==> flow/design.v <==
module div (
    input wire clk,
    input wire rst_n,
    input wire [32-1:0] dividend_i,     
    input wire [32-1:0] divisor_i,      
    input wire                       start_i,        
    input wire                       ctrl_ready_i,   
    input wire [                3:0] op_i,           
    output reg [32-1:0] result_o,   
    output reg busy_o,   
    output reg valid_o   
);
    typedef enum logic [3:0] {
        STATE_IDLE  = 4'b0001,
        STATE_START = 4'b0010,
        STATE_CALC  = 4'b0100,
        STATE_END   = 4'b1000
    } state_t;
    state_t state;
    reg [32-1:0] dividend_r;
    reg [32-1:0] divisor_r;
    reg [3:0] op_r;
    reg [31:0] count;
    reg [32-1:0] div_result;
    reg [32-1:0] div_remain;
    reg [32-1:0] minuend;
    reg invert_result;
    wire op_div = op_r[0];
    wire op_divu = op_r[1];
    wire op_rem = op_r[2];
    wire op_remu = op_r[3];
    wire [31:0] dividend_invert = (-dividend_r);
    wire [31:0] divisor_invert = (-divisor_r);
    wire minuend_ge_divisor = minuend >= divisor_r;
    wire [31:0] minuend_sub_res = minuend - divisor_r;
    wire [31:0] div_result_tmp = minuend_ge_divisor ? ({div_result[30:0], 1'b1}) : ({div_result[30:0], 1'b0});
    wire [31:0] minuend_tmp = minuend_ge_divisor ? minuend_sub_res[30:0] : minuend[30:0];
    wire [31:0] dividend_abs = dividend_r[31] ? -dividend_r : dividend_r;
    wire [31:0] divisor_abs = divisor_r[31] ? -divisor_r : divisor_r;
    always @(posedge clk) begin
        if (!rst_n) begin
            state         <= STATE_IDLE;
            result_o      <= 32'h0;
            div_result    <= 32'h0;
            div_remain    <= 32'h0;
            op_r          <= 4'h0;
            dividend_r    <= 32'h0;
            divisor_r     <= 32'h0;
            minuend       <= 32'h0;
            invert_result <= 1'b0;
            busy_o        <= 1'b0;
            valid_o       <= 1'b0;
            count         <= 32'h0;
        end else begin
            case (state)
                STATE_IDLE: begin
                    if (ctrl_ready_i) begin
                        valid_o <= 1'b0;
                        if (start_i == 1'b1) begin
                            op_r       <= op_i;
                            dividend_r <= dividend_i;
                            divisor_r  <= divisor_i;
                            state      <= STATE_START;
                            busy_o     <= 1'b1;
                        end else begin
                            op_r       <= 3'h0;
                            dividend_r <= 32'h0;
                            divisor_r  <= 32'h0;
                            result_o   <= 32'h0;
                            busy_o     <= 1'b0;
                        end
                    end
                end
                STATE_START: begin
                    valid_o <= 1'b0;
                    if (divisor_r == 32'h0) begin
                        if (op_div | op_divu) begin
                            result_o <= 32'hffffffff;
                        end else begin
                            result_o <= dividend_r;
                        end
                        state   <= STATE_IDLE;
                        busy_o  <= 1'b0;
                        valid_o <= 1'b1;
                    end else if (
                        (op_div | op_rem) ? (dividend_abs < divisor_abs) : (dividend_r < divisor_r)
                    ) begin
                        if (op_div) begin
                            result_o <= 32'b0;
                        end else if (op_rem) begin
                            result_o <= dividend_r;
                        end else if (op_divu) begin
                            result_o <= 32'b0;
                        end else if (op_remu) begin
                            result_o <= dividend_r;
                        end
                        state   <= STATE_IDLE;
                        busy_o  <= 1'b0;
                        valid_o <= 1'b1;
                    end else begin
                        busy_o     <= 1'b1;
                        count      <= 32'h40000000;
                        state      <= STATE_CALC;
                        div_result <= 32'h0;
                        div_remain <= 32'h0;
                        if (op_div | op_rem) begin
                            if (dividend_r[31] == 1'b1) begin
                                dividend_r <= dividend_invert;
                                minuend    <= dividend_invert[31];
                            end else begin
                                minuend <= dividend_r[31];
                            end
                            if (divisor_r[31] == 1'b1) begin
                                divisor_r <= divisor_invert;
                            end
                        end else begin
                            minuend <= dividend_r[31];
                        end
                        if ((op_div && (dividend_r[31] ^ divisor_r[31] == 1'b1))
                            || (op_rem && (dividend_r[31] == 1'b1))) begin
                            invert_result <= 1'b1;
                        end else begin
                            invert_result <= 1'b0;
                        end
                    end
                end
                STATE_CALC: begin
                    busy_o     <= 1'b1;
                    dividend_r <= {dividend_r[30:0], 1'b0};
                    div_result <= div_result_tmp;
                    count      <= {1'b0, count[31:1]};
                    if (|count) begin
                        minuend <= {minuend_tmp[30:0], dividend_r[30]};
                    end else begin
                        state <= STATE_END;
                        if (minuend_ge_divisor) begin
                            div_remain <= minuend_sub_res;
                        end else begin
                            div_remain <= minuend;
                        end
                    end
                end
                STATE_END: begin
                    state   <= STATE_IDLE;
                    busy_o  <= 1'b0;
                    valid_o <= 1'b1;
                    if (op_div | op_divu) begin
                        if (invert_result) begin
                            result_o <= (-div_result);
                        end else begin
                            result_o <= div_result;
                        end
                    end else begin
                        if (invert_result) begin
                            result_o <= (-div_remain);
                        end else begin
                            result_o <= div_remain;
                        end
                    end
                end
            endcase
        end
    end
endmodule
-- Tool chain data of div
The steps from the RTL of div to its reports follow in flow order.
Line numbers count from 1 in the design file above.
Library cell names are shortened.
Not given: -
- top: div
- clock input: clk
- cell library: sky130hd
- timing corner: tt_025C_1v80

-- Word-level counts
Counts by Yosys on the flattened word-level netlist (proc, flatten, opt, wreduce; memories kept). Register bits leave out memories and registers merged into their read ports (data or address). Print and check cells are left out. Cells with the same type and inputs are merged into one.
- bits in registers: 235
- noted input port bits: 72
- noted output and inout port bits: 34
- cells after elaboration: 122
- add/subtract/negate cells: 5
- order comparisons: 3
- eq/ne operators: 14
- noted multiplexer cells: 62
- bitwise operators at 5
- reductions and logical operators at 21
- operators with widths (kind ; count):
    two-way mux 32 bit ; 33
    parallel mux 32 bit (select 2 bit) ; 5
    parallel mux 32 bit (select 3 bit) ; 2
    negator 32 bit ; 4
    less-than comparator 32 bit ; 2
    subtractor 32 bit ; 1
    greater-or-equal comparator 32 bit ; 1
    logical NOT 32 bit ; 1
    OR reduction 32 bit ; 1
    two-way mux 31 bit ; 1
    inequality test 2 bit (second input constant) ; 8
    parallel mux 4 bit (select 4 bit) ; 1
    two-way mux 4 bit ; 4
    AND reduction 5 bit ; 3
    AND reduction 4 bit ; 3
    two-way mux 1 bit ; 12
    AND reduction 2 bit ; 3
    AND reduction 3 bit ; 2
    nonzero test 3 bit ; 2
    inequality test 6 bit (second input constant) ; 1
    two-way mux 3 bit ; 2
    nonzero test 2 bit ; 2
    equality test 4 x 1 -> 1 bit (second input constant) ; 1
    equality test 4 x 2 -> 1 bit (second input constant) ; 1
    equality test 4 x 3 -> 1 bit (second input constant) ; 1
    equality test 4 bit (second input constant) ; 1
    nonzero test 4 bit ; 1
    parallel mux 1 bit (select 4 bit) ; 1
Other operator kinds: 7; their cells: 10.

-- Depth
Yosys ltp: most cells in a row. Word level: on the elaborated netlist, between registers, memories and ports. Mapped: between sequential cells and ports; inverters and the memories' decode and read muxes count.
- depth after elaboration: 7
- ABC_AREA: 0
- noted gate-level depth with buffers: 22
- noted gate-level depth less buffers: 18

-- Mapped cells and area
Source: synth_stat.txt of the flow (Yosys; design flattened, memories mapped). It holds for the ABC_AREA given above (unset counts as 0); a run with the other value may have another netlist.
Totals and module areas in this step are rounded.
- cell types (cell ; count ; total area (µm²)):
    dfxtp_1 ; 234 ; 4.68E+03
    ha_1 ; 98 ; 1.23E+03
    o21ai_0 ; 166 ; 830.797
    xnor2_1 ; 92 ; 805.773
    nand2_1 ; 200 ; 750.72
    a22o_1 ; 78 ; 683.155
    a211oi_1 ; 79 ; 593.069
    a21oi_1 ; 117 ; 585.562
    nor2_1 ; 143 ; 536.765
    clkbuf_1 ; 93 ; 349.085
    nor3_1 ; 61 ; 305.293
    xor2_1 ; 33 ; 289.027
    inv_1 ; 60 ; 225.216
    o31ai_1 ; 28 ; 210.202
    nand3_1 ; 38 ; 190.182
    a31oi_1 ; 28 ; 175.168
    a222oi_1 ; 16 ; 160.154
    or3_1 ; 25 ; 156.4
Not listed: further types 68, cells in them 378.
- cell count: 1967
- cell area after synthesis: 15700 µm²
- sequential part of the area: 4680 µm²
- noted flip-flop cells: 234
- buffers: 137

-- Path before layout
OpenSTA on the mapped netlist: ideal clock, no wires. The path of least setup slack (recovery checks aside). Input and output delay are each 20% of the period. Register names are those of the netlist, which keeps one name where synthesis merged equal registers.
- path type: flip-flop to flip-flop
- start point: register dividend_r[7]
- end point: register dividend_r[21]
- period at 8000 ps
- library setup time: 132 ps
- launch time at the first pin at 0 ps
- arrival time: 5197 ps
- data required time at 7868 ps
- setup slack at 2671 ps
- delay of the path at 5329 ps
- noted stages on the path: 21
- buffers on the path at 3
- synthesis period reached: 5329 ps
"delay of the path" = arrival - input delay + setup time.
"stages on the path": output pins that drive a net of the path, with the launching flip-flop's if there is one; two outputs of one cell count as two.
"synthesis period reached" = period - worst setup slack (recovery checks aside). The figure is calculated, with input and output delays left at 20% of the set period.
Between the ends stands the longest chain of elaborated cells between them, by number of cells; it is not shown to be the way that was timed. Of several equally long chains one is given.
Each line given opens the expression or statement behind the cell; cells for indexed reads and writes are added by Yosys, which also makes memories of some case tables.
A register here has more assigning lines than the two given.
- cell sequence: dfxtp_1 or4_1 nor3_1 nand3_1 or3_1 nand2b_1 o41ai_1 xnor2_1 ha_1 nand4_1 or4_1 or4b_1 a31oi_2 nor3_1 or2_0 buf_2 o21a_1 buf_2 buf_2 a21oi_1 o32ai_1
- noted length of the longest elaborated chain: 7
- elaborated cells between the ends (all ways) at 11
- those cells by class: add/sub: 1; compare: 2; eq/ne: 1; mux: 6; reduce/logical: 1
- ends and longest elaborated chain, post-synthesis (what ; RTL line ; source):
    start: declaration ; 20 ; reg [32-1:0] dividend_r;
    start: assignment ; 61 ; dividend_r <= dividend_i;
    start: assignment ; 108 ; dividend_r <= dividend_invert;
    negator 32 bit ; 38 ; wire [31:0] dividend_abs = dividend_r[31] ? -dividend_r : dividend_r;
    two-way mux 32 bit ; 38 ;
    less-than comparator 32 bit ; 86 ; (op_div | op_rem) ? (dividend_abs < divisor_abs) : (dividend_r < divisor_r)
    two-way mux 1 bit ; 86 ;
    two-way mux 32 bit ; 85 ; end else if (
    two-way mux 32 bit ; 76 ; if (divisor_r == 32'h0) begin
    parallel mux 32 bit (select 3 bit) ; 55 ; case (state)
    end: assignment ; 61 ;
    end: assignment ; 108 ;
    end: declaration ; 20 ;

-- Path in the finished layout
Path of least setup slack in the final report of stored run 1 (OpenROAD, finished layout, wires in). Where an end is a register, its clock arrival counts in the times.
The report prints the path's times to 10 ps; the period is as set.
- path type: flip-flop to flip-flop
- start point: register dividend_r[7]
- end point: register minuend[18]
- period at 8830 ps
- library setup time: 70 ps
- launch time at the first pin at 560 ps
- arrival time: 7550 ps
- data required time at 9320 ps
- setup slack at 1770 ps
- noted stages on the path: 18
- buffers on the path at 1
Between the ends stands the longest chain of elaborated cells between them, by number of cells; it is not shown to be the way that was timed. Of several equally long chains one is given.
A register here has more assigning lines than the two given.
- cell sequence: dfxtp_1 or4_1 nor3_1 nand3_1 or3_1 nand2b_1 o41ai_1 xnor2_1 ha_1 nand4_1 or4_1 or4b_1 a31oi_2 o32ai_2 nor4_4 nand2_1 clkbuf_2 o21ai_0
- noted length of the longest elaborated chain: 7
- elaborated cells between the ends (all ways) at 10
- those cells by class: add/sub: 1; compare: 2; eq/ne: 1; mux: 5; reduce/logical: 1
- ends and longest elaborated chain, post-layout (what ; RTL line ; source):
    start: declaration ; 20 ; reg [32-1:0] dividend_r;
    start: assignment ; 61 ; dividend_r <= dividend_i;
    start: assignment ; 108 ; dividend_r <= dividend_invert;
    negator 32 bit ; 38 ; wire [31:0] dividend_abs = dividend_r[31] ? -dividend_r : dividend_r;
    two-way mux 32 bit ; 38 ;
    less-than comparator 32 bit ; 86 ; (op_div | op_rem) ? (dividend_abs < divisor_abs) : (dividend_r < divisor_r)
    two-way mux 1 bit ; 86 ;
    two-way mux 32 bit ; 85 ; end else if (
    two-way mux 32 bit ; 76 ; if (divisor_r == 32'h0) begin
    parallel mux 32 bit (select 2 bit) ; 55 ; case (state)
    end: assignment ; 109 ; minuend    <= dividend_invert[31];
    end: assignment ; 111 ; minuend <= dividend_r[31];
    end: declaration ; 26 ; reg [32-1:0] minuend;

div through Yosys and OpenROAD on sky130hd: 3 stored runs, unordered, with their settings and measured results. The constraints put input and output delay at 20% of the set period each and load the outputs with 0.01 pF.
"critical path time": the worst setup path's part of the clock period (all of it between registers, 20% less for each end at a port) less its slack. A launch clock that arrives late makes it longer, a capture clock that arrives late makes it shorter.
"total design power": no workload was simulated; the value follows from the tool's default switching activity.
"critical path time" is known to 10 ps.
The measured numbers are rounded.

Stored run 1
Settings were CAP_MARGIN = 20; CELL_PAD_IN_SITES_DETAIL_PLACEMENT = 0; CORE_ASPECT_RATIO = 1.57; CORE_UTILIZATION = 44; GPL_TIMING_DRIVEN = 0; PLACE_DENSITY = 0.57; SLEW_MARGIN = 20; period_ns = 8.83; CORE_MARGIN = 2
- noted the worst hold slack: 488 ps
- noted the total design power: 3,150 uW
- lowest setup slack at 1,770 ps
- area of the die: 37,400 µm²
- noted the netlist area reported by Yosys: 15,700 µm²
- noted the utilization: 0.519
- critical path time at 7,060 ps
- worst path kind: flip-flop to flip-flop

Stored run 2
Settings were CELL_PAD_IN_SITES_DETAIL_PLACEMENT = 0; CELL_PAD_IN_SITES_GLOBAL_PLACEMENT = 0; CORE_ASPECT_RATIO = 1.15; CORE_UTILIZATION = 44; CTS_CLUSTER_SIZE = 56; GPL_TIMING_DRIVEN = 0; MAX_ROUTING_LAYER = met4; MIN_ROUTING_LAYER = met2; PLACE_DENSITY = 0.5; SETUP_SLACK_MARGIN = 0.89; SLEW_MARGIN = 0; period_ns = 8.71; CAP_MARGIN = 20; CORE_MARGIN = 2
- noted the worst hold slack: 479 ps
- noted the total design power: 3,270 uW
- lowest setup slack at 1,520 ps
- area of the die: 37,300 µm²
- noted the netlist area reported by Yosys: 15,700 µm²
- noted the utilization: 0.518
- critical path time at 7,190 ps
- worst path kind: flip-flop to flip-flop

Stored run 3
Settings were ABC_AREA = 1; CELL_PAD_IN_SITES_DETAIL_PLACEMENT = 1; CELL_PAD_IN_SITES_GLOBAL_PLACEMENT = 1; CORE_ASPECT_RATIO = 1.67; CORE_MARGIN = 7; CORE_UTILIZATION = 25; CTS_CLUSTER_DIAMETER = 152; CTS_CLUSTER_SIZE = 11; MAX_ROUTING_LAYER = met5; PLACE_DENSITY_LB_ADDON = 0.22; SETUP_SLACK_MARGIN = 0.8; SLEW_MARGIN = 30; TNS_END_PERCENT = 75; period_ns = 8.0; CAP_MARGIN = 20
- noted the worst hold slack: 481 ps
- noted the total design power: 4,760 uW
- lowest setup slack at 2,860 ps
- area of the die: 85,100 µm²
- noted the netlist area reported by Yosys: 19,200 µm²
- noted the utilization: 0.283
- critical path time at 5,140 ps
- worst path kind: flip-flop to flip-flop
